==> flow/design.v <==
module RSA_IP #(parameter WIDTH = 3) (
    IN_P, IN_Q, IN_E,
    OUT_N, OUT_D 
);
input  [WIDTH-1:0]   IN_P, IN_Q;
input  [WIDTH*2-1:0] IN_E;
output [WIDTH*2-1:0] OUT_N, OUT_D;
genvar k ; 
assign OUT_N = IN_P * IN_Q ;
wire [WIDTH*2-2:0] phi_N ;
assign phi_N = (IN_P - 1) * (IN_Q - 1) ;
wire        [WIDTH*2-2:0] r        [0:2*WIDTH-1] ;
wire signed [WIDTH*2-1:0] t        [0:2*WIDTH-1] ;
wire        [4:0]         quotient [0:2*WIDTH-1] ;
assign r[0] = phi_N ;
assign t[0] = 0 ;
assign quotient[0] = 0 ;
assign r[1] = IN_E ;
assign t[1] = 1 ;
assign quotient[1] = 0 ;
generate
	for (k=2 ; k< (2*WIDTH) ; k=k+1) begin : gen_d_level
		assign quotient[k] = r[k-2]  /  r[k-1] ; 
		assign t[k] = (r[k-1] ==1)? t[k-1]         : t[k-2]  - quotient[k] * t[k-1] ;
		assign r[k] = (r[k-1] ==1)? 1 				: r[k-2]  - quotient[k] * r[k-1] ;
	end
endgenerate
assign OUT_D =(t[(2*WIDTH)-1] > 0 ) ? t[(2*WIDTH)-1] : t[(2*WIDTH)-1] + phi_N; 
endmodule
module RSA_TOP (
    clk, rst_n, in_valid,
    in_p, in_q, in_e, in_c,
    out_valid, out_m
);
input clk, rst_n, in_valid;
input [3:0] in_p, in_q;
input [7:0] in_e, in_c;
output reg out_valid;
output reg [7:0] out_m;
parameter WIDTH = 4 ;
parameter ST_IN = 0 ;
parameter ST_OUT = 1 ;  
reg current_state  ;
reg next_state  ;
reg  [WIDTH*2-1:0] c_text , c_wait_1 ;
reg  [WIDTH-1  :0] get_p, get_q ;
reg  [WIDTH*2-1:0] get_e ;
reg  [WIDTH*2-1:0] decrypted_text  ;
reg  [WIDTH*2-1:0] decrypted_text_wait_1  ;
wire [WIDTH*2-1:0] OUT_D, OUT_N ;
reg  [WIDTH*2-1:0] private_D , private_N ;
reg  [2:0] count_number ;
reg  [2:0] count_out ; 
integer i  ;
reg count_1 ;
always@(posedge clk, negedge rst_n)
begin
	if(!rst_n)
		begin
			count_1 <= 'd0 ;
		end
	else if (current_state == ST_IN)
		begin
			if (in_valid) begin
				if(count_1 !=1) 
					count_1 <= count_1 + 'd1 ;
			end
		end
	else
		count_1 <= 'd0 ;
end	
reg [2:0] count_8 ;
always@(posedge clk, negedge rst_n)
begin
	if(!rst_n)
		begin
			count_8 <= 'd0 ;
		end
	else if (current_state == ST_IN)
		begin
			if (in_valid) begin
				count_8 <= count_8 + 'd1 ;
			end
		end
	else if (current_state == ST_OUT)
		begin
			count_8 <= count_8 + 'd1 ;
		end
	else
		count_8 <= 'd0 ;
end
always@(posedge clk, negedge rst_n)
begin
	if(!rst_n)
		begin
			get_e <='d0;
			get_p <='d0;
			get_q <='d0;
		end
	else 
		begin
			if (count_1 == 0)
				begin
					get_e <= in_e ;
					get_p <= in_p ;
					get_q <= in_q ;
				end
		end	
end
always@(posedge clk, negedge rst_n)
begin
	if(!rst_n)
		begin
				c_text <= 'd0;
		end
	else if (current_state == ST_IN)
		begin
			if(in_valid ) 
				c_text <= in_c;
		end
end
always@ (posedge clk , negedge rst_n )begin
	if (!rst_n )begin
		c_wait_1 <= 'd0 ;
	end else begin
		c_wait_1 <= c_text ;
	end
end
always@(posedge clk, negedge rst_n)
begin
	if(!rst_n)begin
			private_D <= 'd0;
			private_N <= 'd0;
	end
	else if (current_state == ST_IN)begin
			if (count_1 == 1)begin
				private_D <= OUT_D;
				private_N <= OUT_N;
			end
	end
end
RSA_IP #(.WIDTH(WIDTH)) U0 ( .IN_P(get_p) , .IN_Q(get_q) , .IN_E(get_e) , .OUT_N (OUT_N) , .OUT_D (OUT_D) )  ; 
wire [WIDTH*2-1:0] a0 , a1  ;
wire [WIDTH*4-1:0] a0_square ;
assign a0 = c_wait_1 % private_N ;	 
assign a0_square = a0*a0 ;  
assign a1 = (a0_square)  % private_N ;	 
reg [WIDTH*2-1:0] pipe_a0 , pipe_a1 ;
always@(posedge clk , negedge rst_n)begin
	if (!rst_n)begin
		pipe_a0    <= 'd0 ;
		pipe_a1    <= 'd0 ;
	end else begin
		pipe_a0 <= a0 ;
		pipe_a1 <= a1 ;
	end
end
wire [WIDTH*2-1:0] a0_a1_value ; 
reg [WIDTH*2-1:0] tmp_1_to_2 ;
wire [WIDTH*2-1:0] a2, a3 ;
wire [WIDTH*4-1:0] pipe_a1_square  ;
wire [WIDTH*4-1:0] a2_square   ;
wire [WIDTH*4-1:0] pipe_a0_mult_a1 ;
assign pipe_a1_square  = (pipe_a1 * pipe_a1) ;
assign pipe_a0_mult_a1 = (pipe_a0 * pipe_a1) ; 
assign a2_square   = (a2      * a2 ) ; 
assign a0_a1_value = (pipe_a0_mult_a1  ) % private_N ; 
assign a2          = (pipe_a1_square   ) % private_N ;
assign a3      = (a2_square    ) % private_N ; 
always@(*)begin
	if (private_D[0] == 1  && private_D[1] == 1)begin
		tmp_1_to_2 = a0_a1_value ;
	end else if (private_D[0] == 1  && private_D[1] == 0)begin
		tmp_1_to_2 = pipe_a0 ;
	end else if (private_D[0] == 0  && private_D[1] == 1)begin
		tmp_1_to_2 = pipe_a1 ;
	end else begin   
		tmp_1_to_2 = 0 ;
	end
end
reg [WIDTH*2-1:0] pipe_a3 , pipe_tmp1 , pipe_a2;
always@(posedge clk , negedge rst_n)begin
	if (!rst_n)begin
		pipe_a3    <= 'd0 ;
		pipe_tmp1  <= 'd0 ;
		pipe_a2    <= 'd0 ;
	end else begin
		pipe_tmp1  <= tmp_1_to_2 ;
		pipe_a3    <= a3 ;
		pipe_a2    <= a2 ; 
	end
end
reg [WIDTH*2-1:0] tmp_2_to_3 ;
wire [WIDTH*2-1:0] a4, a5 ;
wire [WIDTH*4-1:0] pipe_a3_square  ;
wire [WIDTH*4-1:0] tmp_a4_square   ;
assign pipe_a3_square  = (pipe_a3 * pipe_a3 ) ;
assign tmp_a4_square   = (a4  * a4  ) ;
assign a4 = (pipe_a3_square )%private_N ; 
assign a5 = (tmp_a4_square  )%private_N ;
wire [WIDTH*4-1:0] pipe_a2_a3 ;
assign pipe_a2_a3 = pipe_a2 * pipe_a3 ; 
wire [WIDTH*2-1:0] a2_a3_value ;
assign a2_a3_value = pipe_a2_a3% private_N ; 
always@(*)begin
	if (private_D[2] == 1  && private_D[3] == 1)begin
		tmp_2_to_3 = a2_a3_value ;
	end else if (private_D[2] == 1  && private_D[3] == 0)begin
		tmp_2_to_3 = pipe_a2 ;
	end else if (private_D[2] == 0  && private_D[3] == 1)begin
		tmp_2_to_3 = pipe_a3 ;
	end else begin   
		tmp_2_to_3 = 0 ;
	end
end
reg [WIDTH*2-1:0] pipe_a5 , pipe_tmp2_0 , pipe_a4 , pipe_tmp2_1 ;
reg in_valid_3 ; 
always@(posedge clk , negedge rst_n)begin
	if (!rst_n)begin
		pipe_a5        <= 'd0 ;
		pipe_a4        <= 'd0 ;
		pipe_tmp2_0    <= 'd0 ;
		pipe_tmp2_1    <= 'd0 ;
	end else begin
		pipe_a5      <= a5 ;
		pipe_a4      <= a4 ;
		pipe_tmp2_0  <= pipe_tmp1 ; 
		pipe_tmp2_1  <= tmp_2_to_3 ; 
	end
end
reg [WIDTH*2-1:0] tmp_3_to_4_0 , tmp_3_to_4_1 ;
wire [WIDTH*2-1:0] a6 ;
wire [WIDTH*4-1:0] pipe_a5_square ;
assign pipe_a5_square = (pipe_a5 * pipe_a5 ) ;
assign a6     = (pipe_a5_square)%private_N ; 
wire [WIDTH*4-1:0] pipe_a4_a5 ;
assign pipe_a4_a5  = pipe_a4 * pipe_a5 ; 
wire [WIDTH*2-1:0] a4_a5_value ;
assign a4_a5_value = pipe_a4_a5 % private_N ; 
wire [WIDTH*4-1:0] pipe_tmp0_tmp1 ;
assign pipe_tmp0_tmp1 = pipe_tmp2_0 * pipe_tmp2_1 ; 
wire [WIDTH*2-1:0] tmp0_tmp1_value ;
assign tmp0_tmp1_value = pipe_tmp0_tmp1 % private_N ; 
always@(*)begin    
	if (private_D[4] == 1  && private_D[5] == 1)begin
		tmp_3_to_4_0 = a4_a5_value ;
	end else if (private_D[4] == 1  && private_D[5] == 0)begin
		tmp_3_to_4_0 = pipe_a4 ;
	end else if (private_D[4] == 0  && private_D[5] == 1)begin
		tmp_3_to_4_0 = pipe_a5 ;
	end else begin   
		tmp_3_to_4_0 = 0 ;
	end
end
always@(*)begin
	if (pipe_tmp2_0 == 0  && pipe_tmp2_1 == 0)begin
		tmp_3_to_4_1 = 0 ;
	end else if (pipe_tmp2_0 == 0 ) begin
		tmp_3_to_4_1 = pipe_tmp2_1 ;
	end else if (pipe_tmp2_1 == 0)begin
		tmp_3_to_4_1 = pipe_tmp2_0 ;
	end else begin  
		tmp_3_to_4_1 = tmp0_tmp1_value ;
	end
end
reg [WIDTH*2-1:0] pipe_a6 , pipe_tmp3_0 , pipe_tmp3_1 ;
always@(posedge clk , negedge rst_n)begin
	if (!rst_n)begin
		pipe_a6	     <= 'd0 ;
		pipe_tmp3_0  <= 'd0 ;
	 	pipe_tmp3_1  <= 'd0 ; 
	end else begin
		pipe_a6	      <= a6 ;
		pipe_tmp3_0   <= tmp_3_to_4_0 ; 
		pipe_tmp3_1   <= tmp_3_to_4_1 ; 
	end
end
reg [WIDTH*2-1:0] tmp_4_to_5 ; 
wire [WIDTH*4-1:0] pipe_tmp3_0_tmp3_1 ;
assign pipe_tmp3_0_tmp3_1 = pipe_tmp3_0 * pipe_tmp3_1 ;
wire [WIDTH*2-1:0] tmp3_0_tmp3_1_value ;
assign  tmp3_0_tmp3_1_value = pipe_tmp3_0_tmp3_1 % private_N ; 
always@(*)begin
	if (pipe_tmp3_0 == 0  && pipe_tmp3_1 == 0)begin
		tmp_4_to_5 = 0 ;
	end else if (pipe_tmp3_0 == 0 ) begin
		tmp_4_to_5 = pipe_tmp3_1 ;
	end else if (pipe_tmp3_1 == 0)begin
		tmp_4_to_5 = pipe_tmp3_0 ;
	end else begin  
		tmp_4_to_5 = tmp3_0_tmp3_1_value ;
	end
end
reg [WIDTH*2-1:0] pipe_tmp5_0, pipe_tmp5_1 ;
always@(posedge clk , negedge rst_n)begin
	if (!rst_n)begin
		pipe_tmp5_0 <= 'd0 ;
		pipe_tmp5_1 <= 'd0 ;
	end else begin
		pipe_tmp5_0 <= pipe_a6 ;
		pipe_tmp5_1 <= tmp_4_to_5 ; 
	end
end
reg [WIDTH*2-1:0] tmp_5_to_6 ; 
wire [WIDTH*4-1:0] pipe_tmp5_0_tmp5_1 ;
assign pipe_tmp5_0_tmp5_1 = pipe_tmp5_0 * pipe_tmp5_1 ;
wire [WIDTH*2-1:0] tmp5_0_tmp5_1_value ;
assign tmp5_0_tmp5_1_value = pipe_tmp5_0_tmp5_1 % private_N ; 
always@(*)begin
	if (private_D[6] == 0  && pipe_tmp5_1 == 0)begin
		tmp_5_to_6 = 0 ;
	end else if (private_D[6] == 0 ) begin
		tmp_5_to_6 = pipe_tmp5_1 ;
	end else if (pipe_tmp5_1 == 0)begin
		tmp_5_to_6 = pipe_tmp5_0 ;
	end else begin  
		tmp_5_to_6 = tmp5_0_tmp5_1_value ;
	end
end
always@(posedge clk , negedge rst_n)begin
	if (!rst_n)begin
		decrypted_text <= 'd0 ;
	end else begin
		decrypted_text <= tmp_5_to_6 ; 
	end
end
always@(posedge clk , negedge rst_n)
begin
	if(!rst_n)
		begin
			out_valid <= 'd0; 
			out_m     <= 'd0; 
		end
	else if (current_state == ST_OUT)
		begin
			out_valid <= 'd1 ;
			out_m	  <= decrypted_text ;
		end
	else 
		begin
			out_valid <= 'd0 ;
			out_m	  <= 'd0 ;
		end
end
always@ (posedge clk , negedge rst_n)
begin
	if (!rst_n ) begin
		current_state <= ST_IN ;
	end else begin
		current_state <= next_state ;
	end
end
always@(*)begin
	case(current_state)
		ST_IN : begin
				if (count_8 == 7 )
					next_state = ST_OUT ; 
				else 
					next_state = ST_IN ; 
		end
		ST_OUT : begin
				if (count_8 == 7)
					next_state = ST_IN ;
				else 
					next_state = ST_OUT ; 
		end
		default : next_state = ST_IN ; 
	endcase
end
endmodule
Tool chain data of RSA_TOP
What the tools print for RSA_TOP, step after step.
Line numbers count from 1 in the design file above.
Operators: Yosys type, input widths -> output width; for muxes data width and select width s.
Library cell names are shortened.
{ "inputs": {"design": "RSA_TOP", "clk_port": "clk", "lib": "sky130hd", "lib_corner": "tt_025C_1v80"} }

Word level
Source: Yosys, flattened and elaborated. Widths are those after wreduce. Registers that Yosys merges into a memory's read port (data or address) are not register bits. Print and check cells do not count. Equal cells are merged and count once.
{ "word_totals": {"rom_bits": 0, "ram_bits": 0, "inputBits": 27, "latch_bits": 0, "register_bits": 180, "memories": 0, "clocked_rd_ports_x_width": 0} }
{ "classes": {"n_mux": 40, "bitwise": 8, "compare": 1, "addsub": 16, "equal": 7, "n_reduce_logical": 20, "shifts": 0, "div": 19, "n_mul": 24} }
{ "ops": {"columns": ["operator", "n"], "rows": [
  ["$mod 16x8->16", 12],
  ["$mul 8x8->16", 12],
  ["$mul 32x32->7", 1],
  ["$div 7x7->7", 6],
  ["$mul 5x8->8", 5],
  ["$mux 8", 25],
  ["$mul 5x7->7", 5],
  ["$mod 8x8->8", 1],
  ["$eq 7x1->1 const B", 6],
  ["$mux 7", 6],
  ["$logic_not 8->1", 5],
  ["$sub 7x7->7", 5],
  ["$mul 4x4->8", 1],
  ["$sub 8x8->8", 4],
  ["$logic_and 1x1->1", 12],
  ["$sub 4x1->5 const B", 2],
  ["$sub 1x8->8 const A", 1],
  ["$not 1->1", 8],
  ["$gt 8x1->1 const B", 1],
  ["$add 7x7->7", 1],
  ["$sub 1x5->6 const A", 1],
  ["$mux 3", 2],
  ["$mux 1", 6],
  ["$reduce_and 2->1", 2],
  ["$add 3x1->3 const B", 1],
  ["$eq 3x3->1 const B", 1],
  ["$reduce_bool 2->1", 1],
  ["$pmux 1 s2", 1],
  ["$add 1x1->1 const B", 1]
]} }

Depth
Depth = most cells in a row (Yosys ltp): at word level without a register or memory, in the mapped netlist without a sequential cell, where the memories' decode and read muxes count.
{ "logic_depth": {"word_depth": 28, "abc_area": 0, "depth_mapped": 428, "mapped_depth_nobuf": 405} }

After synthesis
Yosys stat after the flow's synthesis: flattened, memories mapped to cells. It holds for the ABC_AREA given above (unset counts as 0); a run with the other value may have another netlist.
The area totals of this step are shown rounded.
{ "by_type": {"columns": ["type", "n", "area_total_um2"], "rows": [
  ["ha_1", 1973, 2.47E+04],
  ["fa_1", 527, 1.06E+04],
  ["o21a_1", 839, 6.3E+03],
  ["nand2_1", 1307, 4.91E+03],
  ["dfrtp_1", 180, 4504.32],
  ["nor2_1", 1149, 4.31E+03],
  ["xnor2_1", 481, 4212.79],
  ["inv_1", 1091, 4.1E+03],
  ["nor3_1", 807, 4.04E+03],
  ["mux2_2", 326, 3.67E+03],
  ["o21ai_0", 702, 3513.37],
  ["a21oi_1", 665, 3.33E+03],
  ["o31ai_1", 375, 2815.2],
  ["a21o_1", 342, 2.57E+03],
  ["and2_1", 329, 2.06E+03],
  ["xor2_1", 229, 2.01E+03],
  ["mux2i_1", 189, 1.89E+03],
  ["nand2b_1", 215, 1345.04]
]} }
Not listed: further types 121, cells in them 2209.
{ "synth_totals": {"yosys_area_um2": 106000, "cell_count": 13935, "ff_cells": 180} }
By module: a second synthesis without flattening, with its own total; a netlist apart from the flattened one above.
{ "hier_totals": {"cells_unflattened": 14178, "area_unflattened_um2": 108000} }
Each row is one instance without its submodules.
{ "modules": {"columns": ["module", "mod_area_um2", "n_cells", "mod_seq_area_um2", "n_inst"], "rows": [
  ["RSA_TOP", 89000, 11697, 4530, 1],
  ["RSA_IP (WIDTH=4)", 18600, 2481, 0.0, 1]
]} }

Path before layout
Source: OpenSTA report_checks on the synthesized netlist (no wires, ideal clock, input and output delay 20% of the period each), path of least setup slack; recovery checks are left aside. Register names are those of the netlist, which keeps one name where synthesis merged equal registers.
{ "synth_timing": {"kind": "reg2reg", "from": "register get_q[0]", "to": "register private_D[1]", "period_ns": 90.0, "path_buffers": 28, "t_arrival_ns": 79.550, "required_time_ns": 89.874, "path_stages": 389, "launch_ns": 0.000, "path_delay_ns": 79.676, "path_slack_ns": 10.324, "period_less_setup_slack_ns": 79.676} }
"path_delay_ns" = arrival - input delay + setup time.
"path_stages": output pins that drive a net of the path, with the launching flip-flop's if there is one; two outputs of one cell count as two.
"period_less_setup_slack_ns" = period - worst setup slack (recovery checks aside). The figure is calculated, with input and output delays left at 20% of the set period.
Between the ends stands the longest chain of elaborated cells between them, by number of cells; it is not shown to be the way that was timed. Of several equally long chains one is given.
A line is the first line of the expression or statement that the cell stems from. Yosys adds cells for indexed reads and writes and turns some case tables into memories.
{ "synth_via": {"path_cell_list": "dfrtp_1 -> clkbuf_1 -> inv_1 -> ha_1 -> xnor2_1 -> or2_2 -> fa_1 -> inv_1 -> ha_1 -> fa_1 -> fa_1 -> ha_1 -> a21oi_1 -> xnor2_1 -> xnor2_1 -> xnor2_1 -> ha_1 -> a21oi_1 -> (+353 left out) -> nand2b_1 -> a21oi_1 -> clkbuf_1 -> nand2b_1 -> fa_1 -> inv_1 -> fa_1 -> fa_1 -> inv_1 -> ha_1 -> or2_2 -> a21oi_1 -> a31oi_1 -> xnor3_1 -> mux2i_1 -> or4_1 -> clkbuf_1 -> a221o_1", "elab_chain_len": 28, "cells_between": 48, "cone_classes": "add/sub (13); mul (11); div (6); compare (1); eq/ne (5); mux (12)"} }
{ "synth_rtl": {"columns": ["element", "line_no", "text"], "rows": [
  ["start, declared", 46, "reg  [WIDTH-1  :0] get_p, get_q ;"],
  ["start, assigned", 98, "get_q <='d0;"],
  ["start, assigned", 106, "get_q <= in_q ;"],
  ["$sub 4x1->5", 11, "assign phi_N = (IN_P - 1) * (IN_Q - 1) ;"],
  ["$mul 32x32->7", 11, null],
  ["$div 7x7->7", 23, "assign quotient[k] = r[k-2] / r[k-1] ;"],
  ["$mul 5x7->7", 25, "assign r[k] = (r[k-1] ==1)? 1 : r[k-2] - quotient[k] * r[k-1] ;"],
  ["$sub 7x7->7", 25, null],
  ["$mux 7", 25, null],
  ["$div 7x7->7", 23, null],
  ["(+14 left out)", null, null],
  ["$mux 7", 25, null],
  ["$div 7x7->7", 23, null],
  ["$mul 5x8->8", 24, "assign t[k] = (r[k-1] ==1)? t[k-1] : t[k-2] - quotient[k] * t[k-1] ;"],
  ["$sub 8x8->8", 24, null],
  ["$mux 8", 24, null],
  ["$add 7x7->7", 28, "assign OUT_D =(t[(2*WIDTH)-1] > 0 ) ? t[(2*WIDTH)-1] : t[(2*WIDTH)-1] + phi_N;"],
  ["$mux 7", 28, null],
  ["end, assigned", 132, "private_D <= 'd0;"],
  ["end, assigned", 137, "private_D <= OUT_D;"]
]} }

Path in the finished layout
From the final timing report of flow run 1: the path of least setup slack in the routed layout; clock arrival at registers is part of the times.
{ "layout_timing": {"kind": "reg2reg", "from": "register get_p[0]", "to": "register private_D[6]", "path_buffers": 27, "launch_ns": 0.60, "path_slack_ns": -23.74, "required_time_ns": 53.71, "period_ns": 53.3, "t_arrival_ns": 77.45, "path_stages": 400} }
Between the ends stands the longest chain of elaborated cells between them, by number of cells; it is not shown to be the way that was timed. Of several equally long chains one is given.
{ "layout_via": {"path_cell_list": "dfrtp_1 -> buf_8 -> inv_4 -> ha_4 -> xnor2_4 -> or2_4 -> fa_1 -> inv_2 -> ha_4 -> fa_1 -> fa_2 -> ha_4 -> a21oi_4 -> xnor2_2 -> xnor2_2 -> xnor2_2 -> ha_1 -> a21oi_2 -> (+364 left out) -> or2_4 -> fa_1 -> inv_2 -> fa_1 -> fa_1 -> inv_2 -> ha_4 -> and3_4 -> a21oi_4 -> and3b_1 -> xor2_1 -> a21oi_2 -> nor4_1 -> or4_1 -> buf_8 -> nand2_4 -> xnor2_4 -> o21ai_4", "elab_chain_len": 28, "cells_between": 48, "cone_classes": "add/sub (13); mul (11); div (6); compare (1); eq/ne (5); mux (12)"} }
{ "layout_rtl": {"columns": ["element", "line_no", "text"], "rows": [
  ["start, declared", 46, "reg  [WIDTH-1  :0] get_p, get_q ;"],
  ["start, assigned", 97, "get_p <='d0;"],
  ["start, assigned", 105, "get_p <= in_p ;"],
  ["$sub 4x1->5", 11, "assign phi_N = (IN_P - 1) * (IN_Q - 1) ;"],
  ["$mul 32x32->7", 11, null],
  ["$div 7x7->7", 23, "assign quotient[k] = r[k-2] / r[k-1] ;"],
  ["$mul 5x7->7", 25, "assign r[k] = (r[k-1] ==1)? 1 : r[k-2] - quotient[k] * r[k-1] ;"],
  ["$sub 7x7->7", 25, null],
  ["$mux 7", 25, null],
  ["$div 7x7->7", 23, null],
  ["(+14 left out)", null, null],
  ["$mux 7", 25, null],
  ["$div 7x7->7", 23, null],
  ["$mul 5x8->8", 24, "assign t[k] = (r[k-1] ==1)? t[k-1] : t[k-2] - quotient[k] * t[k-1] ;"],
  ["$sub 8x8->8", 24, null],
  ["$mux 8", 24, null],
  ["$add 7x7->7", 28, "assign OUT_D =(t[(2*WIDTH)-1] > 0 ) ? t[(2*WIDTH)-1] : t[(2*WIDTH)-1] + phi_N;"],
  ["$mux 7", 28, null],
  ["end, assigned", 132, "private_D <= 'd0;"],
  ["end, assigned", 137, "private_D <= OUT_D;"]
]} }

--- measured runs ---
Below are 4 stored runs of the flow (Yosys, OpenROAD; platform sky130hd) on RSA_TOP, each with its settings and what was measured, unordered. Constraints: input delay and output delay 20% of the set period each, output load 0.01 pF.
"period_less_ws_ns": clock period set for the run, less the worst setup slack. It is reckoned from that one timing run; input and output delays stay at 20% of the period that was set.
"worst_path_ns" = time allowed to the worst setup path (clock period - input delay - output delay, where it has them) - its slack; a late launch clock adds to it, a late capture clock takes from it.
Measured values are rounded.
[
  {
    "run": "flow run 1",
    "settings": { "ABC_AREA": 0, "CAP_MARGIN": 15, "CELL_PAD_IN_SITES_DETAIL_PLACEMENT": 1, "CELL_PAD_IN_SITES_GLOBAL_PLACEMENT": 2, "CORE_MARGIN": 9, "CORE_UTILIZATION": 39, "CTS_CLUSTER_SIZE": 31, "GPL_ROUTABILITY_DRIVEN": 0, "GPL_TIMING_DRIVEN": 0, "HOLD_SLACK_MARGIN": 0.2, "MAX_ROUTING_LAYER": "met5", "MIN_ROUTING_LAYER": "met2", "PLACE_DENSITY_LB_ADDON": 0.1, "SETUP_SLACK_MARGIN": 5.0, "SLEW_MARGIN": 40, "period_ns": 53.3 },
    "results": { "finalUtil_frac": 0.493, "final_die_area_um2": 292000, "worst_path_ns": 77.04, "critical_path_type": "reg2reg", "setup_worst_slack_ns": -23.7, "final_cell_area_um2": 134000, "period_less_ws_ns": 77.038, "synth_area_um2": 106000 }
  },
  {
    "run": "flow run 2",
    "settings": { "CAP_MARGIN": 30, "CELL_PAD_IN_SITES_GLOBAL_PLACEMENT": 2, "CORE_MARGIN": 3, "CORE_UTILIZATION": 71, "CTS_CLUSTER_SIZE": 63, "GPL_TIMING_DRIVEN": 1, "HOLD_SLACK_MARGIN": 0.12, "MIN_ROUTING_LAYER": "met2", "PLACE_DENSITY_LB_ADDON": 0.01, "SLEW_MARGIN": 0, "period_ns": 80.4 },
    "outcome": "unfinished; error FLW-0024 in placement"
  },
  {
    "run": "flow run 3",
    "settings": { "CAP_MARGIN": 40, "CELL_PAD_IN_SITES_GLOBAL_PLACEMENT": 2, "CORE_ASPECT_RATIO": 0.84, "CORE_MARGIN": 10, "CORE_UTILIZATION": 25, "CTS_CLUSTER_DIAMETER": 34, "GPL_TIMING_DRIVEN": 1, "MAX_ROUTING_LAYER": "met5", "MIN_ROUTING_LAYER": "met2", "PLACE_DENSITY": 0.71, "SLEW_MARGIN": 30, "TNS_END_PERCENT": 75, "period_ns": 120.0 },
    "results": { "final_die_area_um2": 452000, "synth_area_um2": 106000, "worst_path_ns": 90.09, "critical_path_type": "reg2reg", "period_less_ws_ns": 90.093, "setup_worst_slack_ns": 29.9, "finalUtil_frac": 0.272, "final_cell_area_um2": 115000 }
  },
  {
    "run": "flow run 4",
    "settings": { "CAP_MARGIN": 40, "CELL_PAD_IN_SITES_GLOBAL_PLACEMENT": 2, "CORE_ASPECT_RATIO": 1.28, "CORE_MARGIN": 10, "CORE_UTILIZATION": 25, "CTS_CLUSTER_DIAMETER": 162, "GPL_TIMING_DRIVEN": 1, "MAX_ROUTING_LAYER": "met5", "MIN_ROUTING_LAYER": "met2", "PLACE_DENSITY": 0.71, "SLEW_MARGIN": 30, "TNS_END_PERCENT": 75, "period_ns": 71.3 },
    "results": { "final_cell_area_um2": 126000, "setup_worst_slack_ns": -0.033, "finalUtil_frac": 0.297, "period_less_ws_ns": 71.333, "worst_path_ns": 71.33, "critical_path_type": "reg2reg", "final_die_area_um2": 452000, "synth_area_um2": 106000 }
  }
]
--- end ---
